==> flow/design.v <==
module DFF(D,clk,reset,Q);
	input D;  
	input clk;  
	input reset;  
	output reg Q;  
	always @(posedge clk or posedge reset) 
	begin
 		if(reset==1'b1)
  		Q <= 1'b0; 
 		else 
  		Q <= D; 
	end 
endmodule 
module partial_products (
	input [31:0]a,
	input [31:0]b,
	output reg [31:0][63:0]p_prods
);
	integer i;
	always @(a or b)
	begin
		for(i=0; i<32; i=i+1)begin
			if(b[i] == 1)begin
				p_prods[i] = a << i;
			end
			else
				p_prods[i] = 64'h00000000;
		end
	end
endmodule
module FA (
	input [63:0] x,
	input [63:0] y,
	input [63:0] z,
	output [63:0] u,
	output [63:0] v);
assign u = x^y^z;
assign v[0] = 0;
assign v[63:1] = (x&y) | (y&z) | (z&x);
endmodule
module rdcla (sum, cout, a, b, cin,clk);
	input [31:0] a, b;
	input cin,clk;
	output reg [31:0] sum;
	output reg cout;
	wire [32:0] carry0, carry1;
	wire [32:0] carry0_1, carry1_1, carry0_2, carry1_2, carry0_4, carry1_4, carry0_8, carry1_8, carry0_16, carry1_16;
	wire [32:0] carry0_1d, carry1_1d, carry0_2d, carry1_2d, carry0_4d, carry1_4d, carry0_8d, carry1_8d, carry0_16d, carry1_16d;
	wire [32:0] carry_final;
	wire [31:0] p0, p1, p2, p3, p4, p5, p6;
	assign carry0[0] = 1'b0;
	assign carry1[0] = 1'b1;
	assign p0 = a^b;
	DFF DFFP1 [31:0] (p0,clk,1'b0,p1);
	DFF DFFP2 [31:0] (p1,clk,1'b0,p2);
	DFF DFFP3 [31:0] (p2,clk,1'b0,p3);
	DFF DFFP4 [31:0] (p3,clk,1'b0,p4);
	DFF DFFP5 [31:0] (p4,clk,1'b0,p5);
	DFF DFFP6 [31:0] (p5,clk,1'b0,p6);
	assign carry_final = carry0_16 | (carry1_16 & {33{cin}});
	always @(*)
	begin
		sum = p6^carry_final[31:0];
		cout = carry_final[32];	
	end
	kpg_init init [32:1] (carry1[32:1], carry0[32:1], a[31:0], b[31:0], clk);
	assign carry1_1d[0] = carry1[0];
	assign carry0_1d[0] = carry0[0];
	assign carry1_2d[1:0] = carry1_1[1:0];
	assign carry0_2d[1:0] = carry0_1[1:0];
	assign carry1_4d[3:0] = carry1_2[3:0];
	assign carry0_4d[3:0] = carry0_2[3:0];
	assign carry1_8d[7:0] = carry1_4[7:0];
	assign carry0_8d[7:0] = carry0_4[7:0];
	assign carry1_16d[15:0] = carry1_8[15:0];
	assign carry0_16d[15:0] = carry0_8[15:0];
	kpg itr_1 [32:1] (carry1[32:1], carry0[32:1], carry1[31:0], carry0[31:0], carry1_1d[32:1], carry0_1d[32:1]);
	DFF DFF1 [32:0] (carry1_1d[32:0],clk,1'b0,carry1_1[32:0]);
	DFF DFF2 [32:0] (carry0_1d[32:0],clk,1'b0,carry0_1[32:0]);
	kpg itr_2 [32:2] (carry1_1[32:2], carry0_1[32:2], carry1_1[30:0], carry0_1[30:0], carry1_2d[32:2], carry0_2d[32:2]);
	DFF DFF3 [32:0] (carry1_2d[32:0],clk,1'b0,carry1_2[32:0]);
	DFF DFF4 [32:0] (carry0_2d[32:0],clk,1'b0,carry0_2[32:0]);
	kpg itr_4 [32:4] (carry1_2[32:4], carry0_2[32:4], carry1_2[28:0], carry0_2[28:0], carry1_4d[32:4], carry0_4d[32:4]);
	DFF DFF5 [32:0] (carry1_4d[32:0],clk,1'b0,carry1_4[32:0]);
	DFF DFF6 [32:0] (carry0_4d[32:0],clk,1'b0,carry0_4[32:0]);
	kpg itr_8 [32:8] (carry1_4[32:8], carry0_4[32:8], carry1_4[24:0], carry0_4[24:0], carry1_8d[32:8], carry0_8d[32:8]);
	DFF DFF7 [32:0] (carry1_8d[32:0],clk,1'b0,carry1_8[32:0]);
	DFF DFF8 [32:0] (carry0_8d[32:0],clk,1'b0,carry0_8[32:0]);
	kpg itr_16 [32:16] (carry1_8[32:16], carry0_8[32:16], carry1_8[16:0], carry0_8[16:0], carry1_16d[32:16], carry0_16d[32:16]);
	DFF DFF9 [32:0] (carry1_16d[32:0],clk,1'b0,carry1_16[32:0]);
	DFF DFF10 [32:0] (carry0_16d[32:0],clk,1'b0,carry0_16[32:0]);
endmodule
module kpg_init (
	output reg out1, out0,
	input a, b,clk
);
	always @(posedge clk)
	case ({a, b})
		2'b00: begin
			out0 <= 1'b0; out1 <= 1'b0;
		end
		2'b11: begin
			out0 <= 1'b1; out1 <= 1'b1;
		end
		default: begin 
			out0 <= 1'b0; out1 <= 1'b1;
		end
	endcase
endmodule
module kpg (
	input cur_bit_1, cur_bit_0, prev_bit_1, prev_bit_0,
	output reg out_bit_1, out_bit_0
);
	always @(*)
	begin
		if({cur_bit_1, cur_bit_0} == 2'b00)
			{out_bit_1, out_bit_0} = 2'b00;
		else if({cur_bit_1, cur_bit_0} == 2'b11)
			{out_bit_1, out_bit_0} = 2'b11;
		else
			{out_bit_1, out_bit_0} = {prev_bit_1, prev_bit_0};
	end
endmodule
module wallace (
	input [31:0] a,
	input [31:0] b,
	input clk,
	output [63:0] out
);
	wire [31:0][63:0]p_prods;
	integer i;
	partial_products pp (a, b, p_prods);
	wire [63:0] u_l11, v_l11, u_l12, v_l12, u_l13, v_l13, u_l14, v_l14, u_l15, v_l15, u_l16, v_l16, u_l17, v_l17, u_l18, v_l18, u_l19, v_l19, u_l110, v_l110;
	wire [63:0] u_l11d, v_l11d, u_l12d, v_l12d, u_l13d, v_l13d, u_l14d, v_l14d, u_l15d, v_l15d, u_l16d, v_l16d, u_l17d, v_l17d, u_l18d, v_l18d, u_l19d, v_l19d, u_l110d, v_l110d;
	FA l11 (p_prods[0][63:0], p_prods[1][63:0], p_prods[2][63:0], u_l11d[63:0], v_l11d[63:0]);
	FA l12 (p_prods[3][63:0], p_prods[4][63:0], p_prods[5][63:0], u_l12d[63:0], v_l12d[63:0]);
	FA l13 (p_prods[6][63:0], p_prods[7][63:0], p_prods[8][63:0], u_l13d[63:0], v_l13d[63:0]);
	FA l14 (p_prods[9][63:0], p_prods[10][63:0], p_prods[11][63:0], u_l14d[63:0], v_l14d[63:0]);
	FA l15 (p_prods[12][63:0], p_prods[13][63:0], p_prods[14][63:0], u_l15d[63:0], v_l15d[63:0]);
	FA l16 (p_prods[15][63:0], p_prods[16][63:0], p_prods[17][63:0], u_l16d[63:0], v_l16d[63:0]);
	FA l17 (p_prods[18][63:0], p_prods[19][63:0], p_prods[20][63:0], u_l17d[63:0], v_l17d[63:0]);
	FA l18 (p_prods[21][63:0], p_prods[22][63:0], p_prods[23][63:0], u_l18d[63:0], v_l18d[63:0]);
	FA l19 (p_prods[24][63:0], p_prods[25][63:0], p_prods[26][63:0], u_l19d[63:0], v_l19d[63:0]);
	FA l110 (p_prods[27][63:0], p_prods[28][63:0], p_prods[29][63:0], u_l110d[63:0], v_l110d[63:0]);
	DFF DFF_ul11 [63:0] (u_l11d[63:0],clk,1'b0,u_l11[63:0]);
	DFF DFF_ul12 [63:0] (u_l12d[63:0],clk,1'b0,u_l12[63:0]);
	DFF DFF_ul13 [63:0] (u_l13d[63:0],clk,1'b0,u_l13[63:0]);
	DFF DFF_ul14 [63:0] (u_l14d[63:0],clk,1'b0,u_l14[63:0]);
	DFF DFF_ul15 [63:0] (u_l15d[63:0],clk,1'b0,u_l15[63:0]);
	DFF DFF_ul16 [63:0] (u_l16d[63:0],clk,1'b0,u_l16[63:0]);
	DFF DFF_ul17 [63:0] (u_l17d[63:0],clk,1'b0,u_l17[63:0]);
	DFF DFF_ul18 [63:0] (u_l18d[63:0],clk,1'b0,u_l18[63:0]);
	DFF DFF_ul19 [63:0] (u_l19d[63:0],clk,1'b0,u_l19[63:0]);
	DFF DFF_ul110 [63:0] (u_l110d[63:0],clk,1'b0,u_l110[63:0]);
	DFF DFF_vl11 [63:0] (v_l11d[63:0],clk,1'b0,v_l11[63:0]);
	DFF DFF_vl12 [63:0] (v_l12d[63:0],clk,1'b0,v_l12[63:0]);
	DFF DFF_vl13 [63:0] (v_l13d[63:0],clk,1'b0,v_l13[63:0]);
	DFF DFF_vl14 [63:0] (v_l14d[63:0],clk,1'b0,v_l14[63:0]);
	DFF DFF_vl15 [63:0] (v_l15d[63:0],clk,1'b0,v_l15[63:0]);
	DFF DFF_vl16 [63:0] (v_l16d[63:0],clk,1'b0,v_l16[63:0]);
	DFF DFF_vl17 [63:0] (v_l17d[63:0],clk,1'b0,v_l17[63:0]);
	DFF DFF_vl18 [63:0] (v_l18d[63:0],clk,1'b0,v_l18[63:0]);
	DFF DFF_vl19 [63:0] (v_l19d[63:0],clk,1'b0,v_l19[63:0]);
	DFF DFF_vl110 [63:0] (v_l110d[63:0],clk,1'b0,v_l110[63:0]);
	wire [63:0] u_l21, v_l21, u_l22, v_l22, u_l23, v_l23, u_l24, v_l24, u_l25, v_l25, u_l26, v_l26, u_l27, v_l27;
	wire [63:0] u_l21d, v_l21d, u_l22d, v_l22d, u_l23d, v_l23d, u_l24d, v_l24d, u_l25d, v_l25d, u_l26d, v_l26d, u_l27d, v_l27d;
	FA l21 (u_l11[63:0], v_l11[63:0], u_l12[63:0], u_l21d[63:0], v_l21d[63:0]);
	FA l22 (v_l12[63:0], u_l13[63:0], v_l13[63:0], u_l22d[63:0], v_l22d[63:0]);
	FA l23 (u_l14[63:0], v_l14[63:0], u_l15[63:0], u_l23d[63:0], v_l23d[63:0]);
	FA l24 (v_l15[63:0], u_l16[63:0], v_l16[63:0], u_l24d[63:0], v_l24d[63:0]);
	FA l25 (u_l17[63:0], v_l17[63:0], u_l18[63:0], u_l25d[63:0], v_l25d[63:0]);
	FA l26 (v_l18[63:0], u_l19[63:0], v_l19[63:0], u_l26d[63:0], v_l26d[63:0]);
	wire [63:0] p30_1, p31_1, p31_2;
	DFF DFF_p30_1 [63:0] (p_prods[30][63:0],clk,1'b0,p30_1[63:0]);
	DFF DFF_p31_1 [63:0] (p_prods[31][63:0],clk,1'b0,p31_1[63:0]);
	DFF DFF_p31_2 [63:0] (p31_1[63:0],clk,1'b0,p31_2[63:0]);
	FA l27 (u_l110[63:0], v_l110[63:0], p30_1[63:0], u_l27d[63:0], v_l27d[63:0]);
	DFF DFF_ul21 [63:0] (u_l21d[63:0],clk,1'b0,u_l21[63:0]);
	DFF DFF_ul22 [63:0] (u_l22d[63:0],clk,1'b0,u_l22[63:0]);
	DFF DFF_ul23 [63:0] (u_l23d[63:0],clk,1'b0,u_l23[63:0]);
	DFF DFF_ul24 [63:0] (u_l24d[63:0],clk,1'b0,u_l24[63:0]);
	DFF DFF_ul25 [63:0] (u_l25d[63:0],clk,1'b0,u_l25[63:0]);
	DFF DFF_ul26 [63:0] (u_l26d[63:0],clk,1'b0,u_l26[63:0]);
	DFF DFF_ul27 [63:0] (u_l27d[63:0],clk,1'b0,u_l27[63:0]);
	DFF DFF_vl21 [63:0] (v_l21d[63:0],clk,1'b0,v_l21[63:0]);
	DFF DFF_vl22 [63:0] (v_l22d[63:0],clk,1'b0,v_l22[63:0]);
	DFF DFF_vl23 [63:0] (v_l23d[63:0],clk,1'b0,v_l23[63:0]);
	DFF DFF_vl24 [63:0] (v_l24d[63:0],clk,1'b0,v_l24[63:0]);
	DFF DFF_vl25 [63:0] (v_l25d[63:0],clk,1'b0,v_l25[63:0]);
	DFF DFF_vl26 [63:0] (v_l26d[63:0],clk,1'b0,v_l26[63:0]);
	DFF DFF_vl27 [63:0] (v_l27d[63:0],clk,1'b0,v_l27[63:0]);
	wire [63:0] u_l31, v_l31, u_l32, v_l32, u_l33, v_l33, u_l34, v_l34, u_l35, v_l35;
	wire [63:0] u_l31d, v_l31d, u_l32d, v_l32d, u_l33d, v_l33d, u_l34d, v_l34d, u_l35d, v_l35d;
	FA l31 (u_l21[63:0], v_l21[63:0], u_l22[63:0], u_l31d[63:0], v_l31d[63:0]);
	FA l32 (v_l22[63:0], u_l23[63:0], v_l23[63:0], u_l32d[63:0], v_l32d[63:0]);
	FA l33 (u_l24[63:0], v_l24[63:0], u_l25[63:0], u_l33d[63:0], v_l33d[63:0]);
	FA l34 (v_l25[63:0], u_l26[63:0], v_l26[63:0], u_l34d[63:0], v_l34d[63:0]);
	FA l35 (u_l27[63:0], v_l27[63:0], p31_2[63:0], u_l35d[63:0], v_l35d[63:0]);
	DFF DFF_ul31 [63:0] (u_l31d[63:0],clk,1'b0,u_l31[63:0]);
	DFF DFF_ul32 [63:0] (u_l32d[63:0],clk,1'b0,u_l32[63:0]);
	DFF DFF_ul33 [63:0] (u_l33d[63:0],clk,1'b0,u_l33[63:0]);
	DFF DFF_ul34 [63:0] (u_l34d[63:0],clk,1'b0,u_l34[63:0]);
	DFF DFF_ul35 [63:0] (u_l35d[63:0],clk,1'b0,u_l35[63:0]);
	DFF DFF_vl31 [63:0] (v_l31d[63:0],clk,1'b0,v_l31[63:0]);
	DFF DFF_vl32 [63:0] (v_l32d[63:0],clk,1'b0,v_l32[63:0]);
	DFF DFF_vl33 [63:0] (v_l33d[63:0],clk,1'b0,v_l33[63:0]);
	DFF DFF_vl34 [63:0] (v_l34d[63:0],clk,1'b0,v_l34[63:0]);
	DFF DFF_vl35 [63:0] (v_l35d[63:0],clk,1'b0,v_l35[63:0]);
	wire [63:0] u_l41, v_l41, u_l42, v_l42, u_l43, v_l43;
	wire [63:0] u_l41d, v_l41d, u_l42d, v_l42d, u_l43d, v_l43d;
	FA l41 (u_l31[63:0], v_l31[63:0], u_l32[63:0], u_l41d[63:0], v_l41d[63:0]);
	FA l42 (v_l32[63:0], u_l33[63:0], v_l33[63:0], u_l42d[63:0], v_l42d[63:0]);
	FA l43 (u_l34[63:0], v_l34[63:0], u_l35[63:0], u_l43d[63:0], v_l43d[63:0]);
	DFF DFF_ul41 [63:0] (u_l41d[63:0],clk,1'b0,u_l41[63:0]);
	DFF DFF_ul42 [63:0] (u_l42d[63:0],clk,1'b0,u_l42[63:0]);
	DFF DFF_ul43 [63:0] (u_l43d[63:0],clk,1'b0,u_l43[63:0]);
	DFF DFF_vl41 [63:0] (v_l41d[63:0],clk,1'b0,v_l41[63:0]);
	DFF DFF_vl42 [63:0] (v_l42d[63:0],clk,1'b0,v_l42[63:0]);
	DFF DFF_vl43 [63:0] (v_l43d[63:0],clk,1'b0,v_l43[63:0]);
	wire [63:0] u_l51, v_l51, u_l52, v_l52;
	wire [63:0] u_l51d, v_l51d, u_l52d, v_l52d;
	FA l51 (u_l41[63:0], v_l41[63:0], u_l42[63:0], u_l51d[63:0], v_l51d[63:0]);
	FA l52 (v_l42[63:0], u_l43[63:0], v_l43[63:0], u_l52d[63:0], v_l52d[63:0]);
	DFF DFF_ul51 [63:0] (u_l51d[63:0],clk,1'b0,u_l51[63:0]);
	DFF DFF_ul52 [63:0] (u_l52d[63:0],clk,1'b0,u_l52[63:0]);
	DFF DFF_vl51 [63:0] (v_l51d[63:0],clk,1'b0,v_l51[63:0]);
	DFF DFF_vl52 [63:0] (v_l52d[63:0],clk,1'b0,v_l52[63:0]);
	wire [63:0] u_l61, v_l61;
	wire [63:0] u_l61d, v_l61d;
	FA l61 (u_l51[63:0], v_l51[63:0], u_l52[63:0], u_l61d[63:0], v_l61d[63:0]);
	DFF DFF_ul61 [63:0] (u_l61d[63:0],clk,1'b0,u_l61[63:0]);
	DFF DFF_vl61 [63:0] (v_l61d[63:0],clk,1'b0,v_l61[63:0]);
	wire [63:0] u_l71, v_l71;
	wire [63:0] u_l71d, v_l71d;
	wire [63:0] v_l52_6;
	DFF DFF_vl52_6 [63:0] (v_l52[63:0],clk,1'b0,v_l52_6[63:0]);
	FA l71 (u_l61[63:0], v_l61[63:0], v_l52_6[63:0], u_l71d[63:0], v_l71d[63:0]);
	DFF DFF_ul71 [63:0] (u_l71d[63:0],clk,1'b0,u_l71[63:0]);
	DFF DFF_vl71 [63:0] (v_l71d[63:0],clk,1'b0,v_l71[63:0]);
	wire [63:0] u_l81, v_l81;
	wire [63:0] u_l81d, v_l81d;
	wire [63:0] v_l35_4, v_l35_5, v_l35_6, v_l35_7;
	DFF DFF_vl35_4 [63:0] (v_l35[63:0],clk,1'b0,v_l35_4[63:0]);
	DFF DFF_vl35_5 [63:0] (v_l35_4[63:0],clk,1'b0,v_l35_5[63:0]);
	DFF DFF_vl35_6 [63:0] (v_l35_5[63:0],clk,1'b0,v_l35_6[63:0]);
	DFF DFF_vl35_7 [63:0] (v_l35_6[63:0],clk,1'b0,v_l35_7[63:0]);
	FA l81 (u_l71[63:0], v_l71[63:0], v_l35_7[63:0], u_l81d[63:0], v_l81d[63:0]);
	DFF DFF_ul81 [63:0] (u_l81d[63:0],clk,1'b0,u_l81[63:0]);
	DFF DFF_vl81 [63:0] (v_l81d[63:0],clk,1'b0,v_l81[63:0]);
	wire c,cd;
	rdcla l91 (out[31:0], cd, u_l81[31:0], v_l81[31:0], 1'b0, clk);
	rdcla l92 (out[63:32], , u_l81[63:32], v_l81[63:32], cd, clk);
endmodule
module adder_8bit (a,b,cin,sum);
	input [7:0] a,b;
	input cin;
	output [7:0] sum;
	wire [7:0] partial_sum;
	wire [8:0] carry, p, carry_1, p_1, carry_2, p_2, carry_4, p_4;
	assign carry[0] = cin;
	assign p[0] = 0;
	kpg_initial initializing_kpg [8:1] (a[7:0], b[7:0], p[8:1], carry[8:1]);
	assign p_1[0] = cin;
	assign carry_1[0] = cin;
	assign p_2[1:0] = p_1[1:0];
	assign carry_2[1:0] = carry_1[1:0];
	assign p_4[3:0] = p_2[3:0];
	assign carry_4[3:0] = carry_2[3:0];
	kpg_ iteration_1 [8:1] (p[8:1], carry[8:1], p[7:0], carry[7:0], p_1[8:1], carry_1[8:1]);
	kpg_ iteration_2 [8:2] (p_1[8:2], carry_1[8:2], p_1[6:0], carry_1[6:0], p_2[8:2], carry_2[8:2]);
	kpg_ iteration_4 [8:4] (p_2[8:4], carry_2[8:4], p_2[4:0], carry_2[4:0], p_4[8:4], carry_4[8:4]);
	assign partial_sum = a^b;
	assign sum[7:0] = partial_sum[7:0]^carry_4[7:0];
endmodule
module kpg_initial (
	input a, b,
	output reg p, carry
);
	always @*
	case ({a, b})
		2'b00: begin
			p = 1'b0; carry = 1'b0;
		end
		2'b11: begin
			p = 1'b0; carry = 1'b1;
		end
		default: begin 
			p = 1'b1; carry = 1'b0;
		end
	endcase
endmodule
module kpg_ (
	input current_p, current_carry, from_p, from_carry,
	output reg final_p, final_carry
);
	always @(*)
	begin
		if({current_p, current_carry} == 2'b00)
			{final_p, final_carry} = 2'b00;
		else if({current_p, current_carry} == 2'b01)
			{final_p, final_carry} = 2'b01;
		else
			{final_p, final_carry} = {from_p, from_carry};
	end
endmodule
module fp_multiplier(input [31:0] a,input [31:0] b,output [31:0]out,input clk,
	input rst,input in_valid,output out_valid);
	wire S3,overflow;
	wire [47:0] productd,wallace_out,product;
	wire [7:0] exponent1,exponent2;
	wire [15:0] trim;
	wire [22:0] prod;
	wire [31:0] out1,out2,out3,out1d,out2d,out3d,outd;
	wire [31:0] a15,b15,a16,b16,a17,b17,a18,b18;
	sideband side(clk,a,b,a15,b15,a16,b16,a17,b17,a18,b18);
	reg [18:0] valid;
	always @(posedge clk)
	begin
		if(rst)
			valid <= 19'b0;
		else
			valid <= {valid[17:0],in_valid};
	end
	assign out_valid = valid[18];
	xor (S3,a15[31],b15[31]);
	wallace w1({8'b0,1'b1,a[22:0]},{8'b0,1'b1,b[22:0]},clk,{trim,productd});
	DFF DFF1[47:0] (productd[47:0],clk,1'b0,product[47:0]);
	assign overflow=product[47];
	assign wallace_out=product;
	adder_8bit adder1(a15[30:23],b15[30:23],overflow,exponent1);
	adder_8bit subtract_127(exponent1,8'b10000000,1'b1,exponent2);
	shifter_1bit shift [22:0] (prod[22:0],overflow, wallace_out[45:23], wallace_out[46:24]);
	assign out1d={S3,exponent2,prod};
	DFF DFF3 [31:0] (out1d,clk,1'b0,out1);
	check_zero check1(out2d,a16,b16,out1);  
	DFF DFF4 [31:0] (out2d,clk,1'b0,out2);
	check_inf check2(out3d,a17,b17,out2);  
	DFF DFF5 [31:0] (out3d,clk,1'b0,out3);
	check_nan check3(outd,a18,b18,out3);  
	DFF DFF6 [31:0] (outd,clk,1'b0,out);
endmodule
module sideband(input clk,input [31:0] a,input [31:0] b,
	output [31:0] a15,output [31:0] b15,output [31:0] a16,output [31:0] b16,
	output [31:0] a17,output [31:0] b17,output [31:0] a18,output [31:0] b18);
	reg [9*18-1:0] da, db;
	always @(posedge clk)
	begin
		da <= {da[9*17-1:0],a[31:23]};
		db <= {db[9*17-1:0],b[31:23]};
	end
	assign a15 = {da[9*15-1 -: 9],23'b0};
	assign b15 = {db[9*15-1 -: 9],23'b0};
	assign a16 = {da[9*16-1 -: 9],23'b0};
	assign b16 = {db[9*16-1 -: 9],23'b0};
	assign a17 = {da[9*17-1 -: 9],23'b0};
	assign b17 = {db[9*17-1 -: 9],23'b0};
	assign a18 = {da[9*18-1 -: 9],23'b0};
	assign b18 = {db[9*18-1 -: 9],23'b0};
endmodule
module shifter_1bit(output prod,input overflow,input out1,input out2);
	assign prod = (!overflow & out1) | (overflow & out2);
endmodule
module check_zero(output [31:0] out,input [31:0] a,	input [31:0] b,	input [31:0] prod);
	wire is_zero = ((|a[30:23]) & (|b[30:23]));		 
	assign out = (prod & {32{is_zero}}) | (32'b0_00000000_00000000000000000000000 & {32{!is_zero}});
endmodule
module check_inf(output [31:0] out,input [31:0] a,	input [31:0] b,input [31:0] prod);
	wire is_inf = ((&a[30:23]) | (&b[30:23]));		 
	assign out = (prod & {32{!is_inf}}) | ({a[31] ^ b[31], 31'b11111111_00000000000000000000000} & {32{is_inf}});
endmodule
module check_nan(output [31:0] out,input [31:0] a,	input [31:0] b,	input [31:0] prod);
	wire is_nan = ((&a[30:23]) & !(|b[30:23])) || (!(|a[30:23]) & (&b[30:23]));		 
	assign out = (prod & {32{!is_nan}}) | ({32'b0_11111111_11111111111111111111111} & {32{is_nan}});
endmodule
; ---- Reports on fp_multiplier
; What the tools print for fp_multiplier, step after step.
; Lines are those of the file above, counted from 1.
; Library cell names are shortened.
; The mark -- stands for no value.
[inputs]
top_module = fp_multiplier
clock = clk
lib = sky130hd
lib_corner = tt_025C_1v80

; ---- Word level
; Source: Yosys, flattened and elaborated, memories not mapped. Widths are those after wreduce. Registers that Yosys merges into a memory's read port (data or address) are not register bits. Print and check cells do not count. Equal cells are merged and count once.
[classes]
equal = 252
mux = 380
logic = 251
reduce_logical = 299
[op_table]
columns = cell, count
row1 = 63-bit AND, 45
row2 = 63-bit bitwise OR, 44
row3 = 64-bit XOR, 38
row4 = 2-bit logical NOT, 278
row5 = 2-bit == test (second input constant), 235
row6 = 2-bit two-way mux, 169
row7 = 1-bit two-way mux, 188
row8 = 32-bit AND, 4
row9 = 32-bit XOR, 3
row10 = 64-bit by 25-bit XOR with 64-bit output, 1
row11 = 64-bit by 47-bit XOR with 64-bit output, 1
row12 = 1-bit AND, 49
row13 = 46-bit by 47-bit AND with 47-bit output, 1
row14 = 47-bit by 45-bit AND with 47-bit output, 1
row15 = 45-bit by 46-bit AND with 46-bit output, 1
row16 = 45-bit by 46-bit XOR with 46-bit output, 1
row17 = 46-bit two-way mux, 1
row18 = 45-bit two-way mux, 1
row19 = 43-bit by 44-bit AND with 44-bit output, 1
row20 = 44-bit by 42-bit AND with 44-bit output, 1
row21 = 44-bit two-way mux, 1
row22 = 42-bit by 43-bit AND with 43-bit output, 1
row23 = 42-bit by 43-bit XOR with 43-bit output, 1
row24 = 43-bit two-way mux, 1
row25 = 42-bit two-way mux, 1
row26 = 40-bit by 41-bit AND with 41-bit output, 1
row27 = 41-bit by 39-bit AND with 41-bit output, 1
row28 = 41-bit two-way mux, 1
; Other operator kinds: 53; their cells: 111.
[bits]
ff_bits = 4594
in_bits = 67
output_inout_bits = 33
word_cells = 5438

; ---- Logic depth
; Longest topological path by Yosys (ltp), each cell counted once; first at word level (registers and memories cut), then after technology mapping (sequential cells cut; the memories' decode and read muxes count).
[depth]
word_depth = 22
ABC_AREA = 0
ltp_mapped = 10
mapped_depth_nobuf = 9

; ---- After synthesis
; Source: synth_stat.txt of the flow (Yosys; design flattened, memories mapped). It holds for the ABC_AREA given above (unset counts as 0); a run with the other value may have another netlist.
[synth_totals]
mapped_cells = 4627
mapped_area_um2 = 73167.7
seq_area_um2 = 51249.2
ffs = 2560
n_buf = 139
[by_type]
columns = cell_type, count, type_area_um2
row1 = dfxtp_1, 2560, 5.12E+04
row2 = fa_1, 488, 9769.37
row3 = and2_1, 626, 3.92E+03
row4 = ha_1, 249, 3.12E+03
row5 = maj3_1, 248, 2.48E+03
row6 = clkbuf_1, 104, 390.374
row7 = inv_1, 91, 341.578
row8 = mux2_2, 26, 292.781
row9 = buf_4, 32, 240.23
row10 = xnor2_1, 25, 218.96
row11 = nand2b_1, 32, 200.192
row12 = xor2_1, 19, 166.41
row13 = nor2b_1, 20, 125.12
row14 = or2_2, 18, 112.608
row15 = a21oi_1, 19, 95.091
row16 = nor4b_1, 6, 52.55
row17 = or3_1, 8, 50.048
row18 = mux2i_1, 4, 40.038
; Not listed: further types 23, cells in them 52.
; By module: a second synthesis without flattening, with its own total; a netlist apart from the flattened one above.
[unflattened]
cells_unflattened = 17198
hier_area_um2 = 237123.7
; Each row is one instance without its submodules.
[modules]
columns = module, n_inst, cells, mod_area_um2, seq_area_um2
row1 = DFF, 5549, 2, 28.8, 25.0
row2 = FA, 30, 66, 1296.2, 0.0
row3 = (name not given), 1, 2241, 15134.5, 0.0
row4 = sideband, 1, 581, 8411.8, 6486.2
row5 = kpg, 268, 2, 22.5, 0.0
row6 = kpg_init, 64, 4, 53.8, 40.0
row7 = rdcla, 2, 103, 999.7, 0.0
row8 = kpg_, 34, 2, 22.5, 0.0
row9 = check_nan, 1, 48, 563.0, 0.0
row10 = fp_multiplier, 1, 42, 533.0, 380.4
row11 = check_zero, 1, 44, 425.4, 0.0
row12 = adder_8bit, 2, 9, 193.9, 0.0
row13 = shifter_1bit, 23, 1, 15.0, 0.0
row14 = check_inf, 1, 42, 325.3, 0.0
; Modules not listed: 2.

; ---- Worst setup path after synthesis
; Path of least setup slack by OpenSTA after synthesis, without wires, with an ideal clock, recovery checks aside; 20% of the period is set as input and as output delay. Where synthesis merged equal registers, the netlist keeps one of their names.
[synth_timing]
kind = flip-flop to flip-flop
from = reg side.da[127]
to = reg DFF3[30].Q
period_ps = 2500
setup_ps = 120
t_first_pin_ps = 0
arrival_time_ps = 2227
required_ps = 2380
path_slack_ps = 153
path_delay_ps = 2347
stages = 10
path_buffers = 0
synth_period_reached_ps = 2347
; "path_delay_ps" = arrival - input delay + setup time.
; "stages" counts driving pins, that of a launching flip-flop among them; a cell with two outputs on the path counts twice.
; "synth_period_reached_ps" is the clock period less the worst setup slack; recovery checks do not enter. This is arithmetic on one report: input and output delays are still those of the set period (20% each).
[synth_between]
cell_sequence = dfxtp_1 inv_1 ha_1 nor3b_1 mux2_2 xnor2_1 nand3_1 or3_4 nor3_2 xnor2_1
[synth_lines]
columns = element, line
row1 = "start, declared", 345  ; reg [9*18-1:0] da, db;
row2 = "start, assigned", 348  ; da <= {da[9*17-1:0],a[31:23]};
row3 = "end, assigned", 9  ; Q <= 1'b0;
row4 = "end, assigned", 11  ; Q <= D;
row5 = "end, declared", 5  ; output reg Q;
; Chain of elaborated cells between the ends: none given.

; ---- Timing after layout
; From the final timing report of entry A: the path of least setup slack in the routed layout; clock arrival at registers is part of the times.
; The report prints the path's times to 10 ps; the period is as set.
[layout_timing]
kind = flip-flop to flip-flop
from = reg side.da[126]
to = reg DFF3[29].Q
period_ps = 1350
setup_ps = 110
t_first_pin_ps = 840
arrival_time_ps = 2970
required_ps = 2080
path_slack_ps = -890
stages = 10
path_buffers = 0
[layout_between]
cell_sequence = dfxtp_4 inv_2 fa_2 nor4b_2 a31oi_1 a21boi_1 mux2i_1 xor2_2 nor4_2 xnor2_1
[layout_lines]
columns = element, line
row1 = "start, declared", 345  ; reg [9*18-1:0] da, db;
row2 = "start, assigned", 348  ; da <= {da[9*17-1:0],a[31:23]};
row3 = "end, assigned", 9  ; Q <= 1'b0;
row4 = "end, assigned", 11  ; Q <= D;
row5 = "end, declared", 5  ; output reg Q;
; Chain of elaborated cells between the ends: none given.

; Measured results for fp_multiplier: 5 stored runs of the Yosys and OpenROAD flow on sky130hd. The settings differ; the order carries no meaning. The constraints put input and output delay at 20% of the set period each and load the outputs with 0.01 pF.
; "clock_period_reached_ps" is the run's clock period less its worst setup slack. It is reckoned from that one timing run; input and output delays stay at 20% of the period that was set.
; "worst_path_ps" is the time allowed to the run's worst setup path (the clock period less input and output delay, where it has them) less its slack. Clock arrival times count: a late capture clock shortens it, a late launch clock lengthens it.
; "totalPower_mw" is the tool's figure for a default switching activity; nothing was simulated.
; "worst_path_ps" is known to 10 ps.

[entry A: settings]
ABC_AREA = 0
CAP_MARGIN = 30
CELL_PAD_IN_SITES_DETAIL_PLACEMENT = 0
CORE_ASPECT_RATIO = 1.36
CTS_CLUSTER_DIAMETER = 70
GPL_ROUTABILITY_DRIVEN = 1
GPL_TIMING_DRIVEN = 0
HOLD_SLACK_MARGIN = -0.04
MIN_ROUTING_LAYER = met2
TNS_END_PERCENT = 15
period_ns = 1.35
CORE_MARGIN = 2
CORE_UTILIZATION = 40
SLEW_MARGIN = 20
[entry A: results]
post_synth_area_um2 = 73167.7
final_die_area_um2 = 186397.0
post_route_stdcell_area_um2 = 85848.6
final_util_frac = 0.471
ws_setup_ps = -892
tns_setup_ps = -16878
holdWs_ps = -8
totalPower_mw = 191.168
clock_period_reached_ps = 2242
worst_path_ps = 2240
worst_setup_path_type = flip-flop to flip-flop

[entry B: settings]
CORE_ASPECT_RATIO = 0.78
CORE_UTILIZATION = 59
CTS_CLUSTER_DIAMETER = 112
CTS_CLUSTER_SIZE = 65
MAX_ROUTING_LAYER = met4
PLACE_DENSITY = 0.8
SETUP_SLACK_MARGIN = 0.2
period_ns = 1.52
CAP_MARGIN = 20
CORE_MARGIN = 2
SLEW_MARGIN = 20
[entry B: results]
post_synth_area_um2 = 73167.7
final_die_area_um2 = 126868.0
post_route_stdcell_area_um2 = 79079.6
final_util_frac = 0.64
ws_setup_ps = -806
tns_setup_ps = -4730
holdWs_ps = 74
totalPower_mw = 135.365
clock_period_reached_ps = 2326
worst_path_ps = 2330
worst_setup_path_type = flip-flop to flip-flop

[entry C: settings]
ABC_AREA = 1
CORE_MARGIN = 6
CORE_UTILIZATION = 15
CTS_CLUSTER_SIZE = 88
HOLD_SLACK_MARGIN = 0.05
MIN_ROUTING_LAYER = met1
PLACE_DENSITY_LB_ADDON = 0.08
SLEW_MARGIN = 40
TNS_END_PERCENT = 95
period_ns = 2.02
CAP_MARGIN = 20
[entry C: results]
post_synth_area_um2 = 74510.2
final_die_area_um2 = 513795.0
post_route_stdcell_area_um2 = 95064.9
final_util_frac = 0.192
ws_setup_ps = 142
tns_setup_ps = 0
holdWs_ps = 199
totalPower_mw = 142.036
clock_period_reached_ps = 1878
worst_path_ps = 1880
worst_setup_path_type = flip-flop to flip-flop

[entry D: settings]
CELL_PAD_IN_SITES_DETAIL_PLACEMENT = 2
CTS_CLUSTER_DIAMETER = 70
GPL_ROUTABILITY_DRIVEN = 0
HOLD_SLACK_MARGIN = -0.04
TNS_END_PERCENT = 15
period_ns = 1.35
CAP_MARGIN = 20
CORE_MARGIN = 2
CORE_UTILIZATION = 40
SLEW_MARGIN = 20
[entry D: results]
post_synth_area_um2 = 73167.7
final_die_area_um2 = 186356.0
post_route_stdcell_area_um2 = 86928.4
final_util_frac = 0.479
ws_setup_ps = -1102
tns_setup_ps = -22401
holdWs_ps = 68
totalPower_mw = 214.722
clock_period_reached_ps = 2452
worst_path_ps = 2450
worst_setup_path_type = flip-flop to flip-flop

[entry E: settings]
CAP_MARGIN = 35
CELL_PAD_IN_SITES_GLOBAL_PLACEMENT = 1
CORE_MARGIN = 9
CORE_UTILIZATION = 70
CTS_CLUSTER_DIAMETER = 383
CTS_CLUSTER_SIZE = 16
GPL_TIMING_DRIVEN = 1
MIN_ROUTING_LAYER = met2
PLACE_DENSITY_LB_ADDON = 0.26
SETUP_SLACK_MARGIN = -0.03
TNS_END_PERCENT = 30
period_ns = 1.91
SLEW_MARGIN = 20
[entry E: results]
post_synth_area_um2 = 73167.7
final_die_area_um2 = 116489.0
post_route_stdcell_area_um2 = 81735.9
final_util_frac = 0.789
ws_setup_ps = -298
tns_setup_ps = -883
holdWs_ps = 57
totalPower_mw = 122.656
clock_period_reached_ps = 2208
worst_path_ps = 2210
worst_setup_path_type = flip-flop to flip-flop
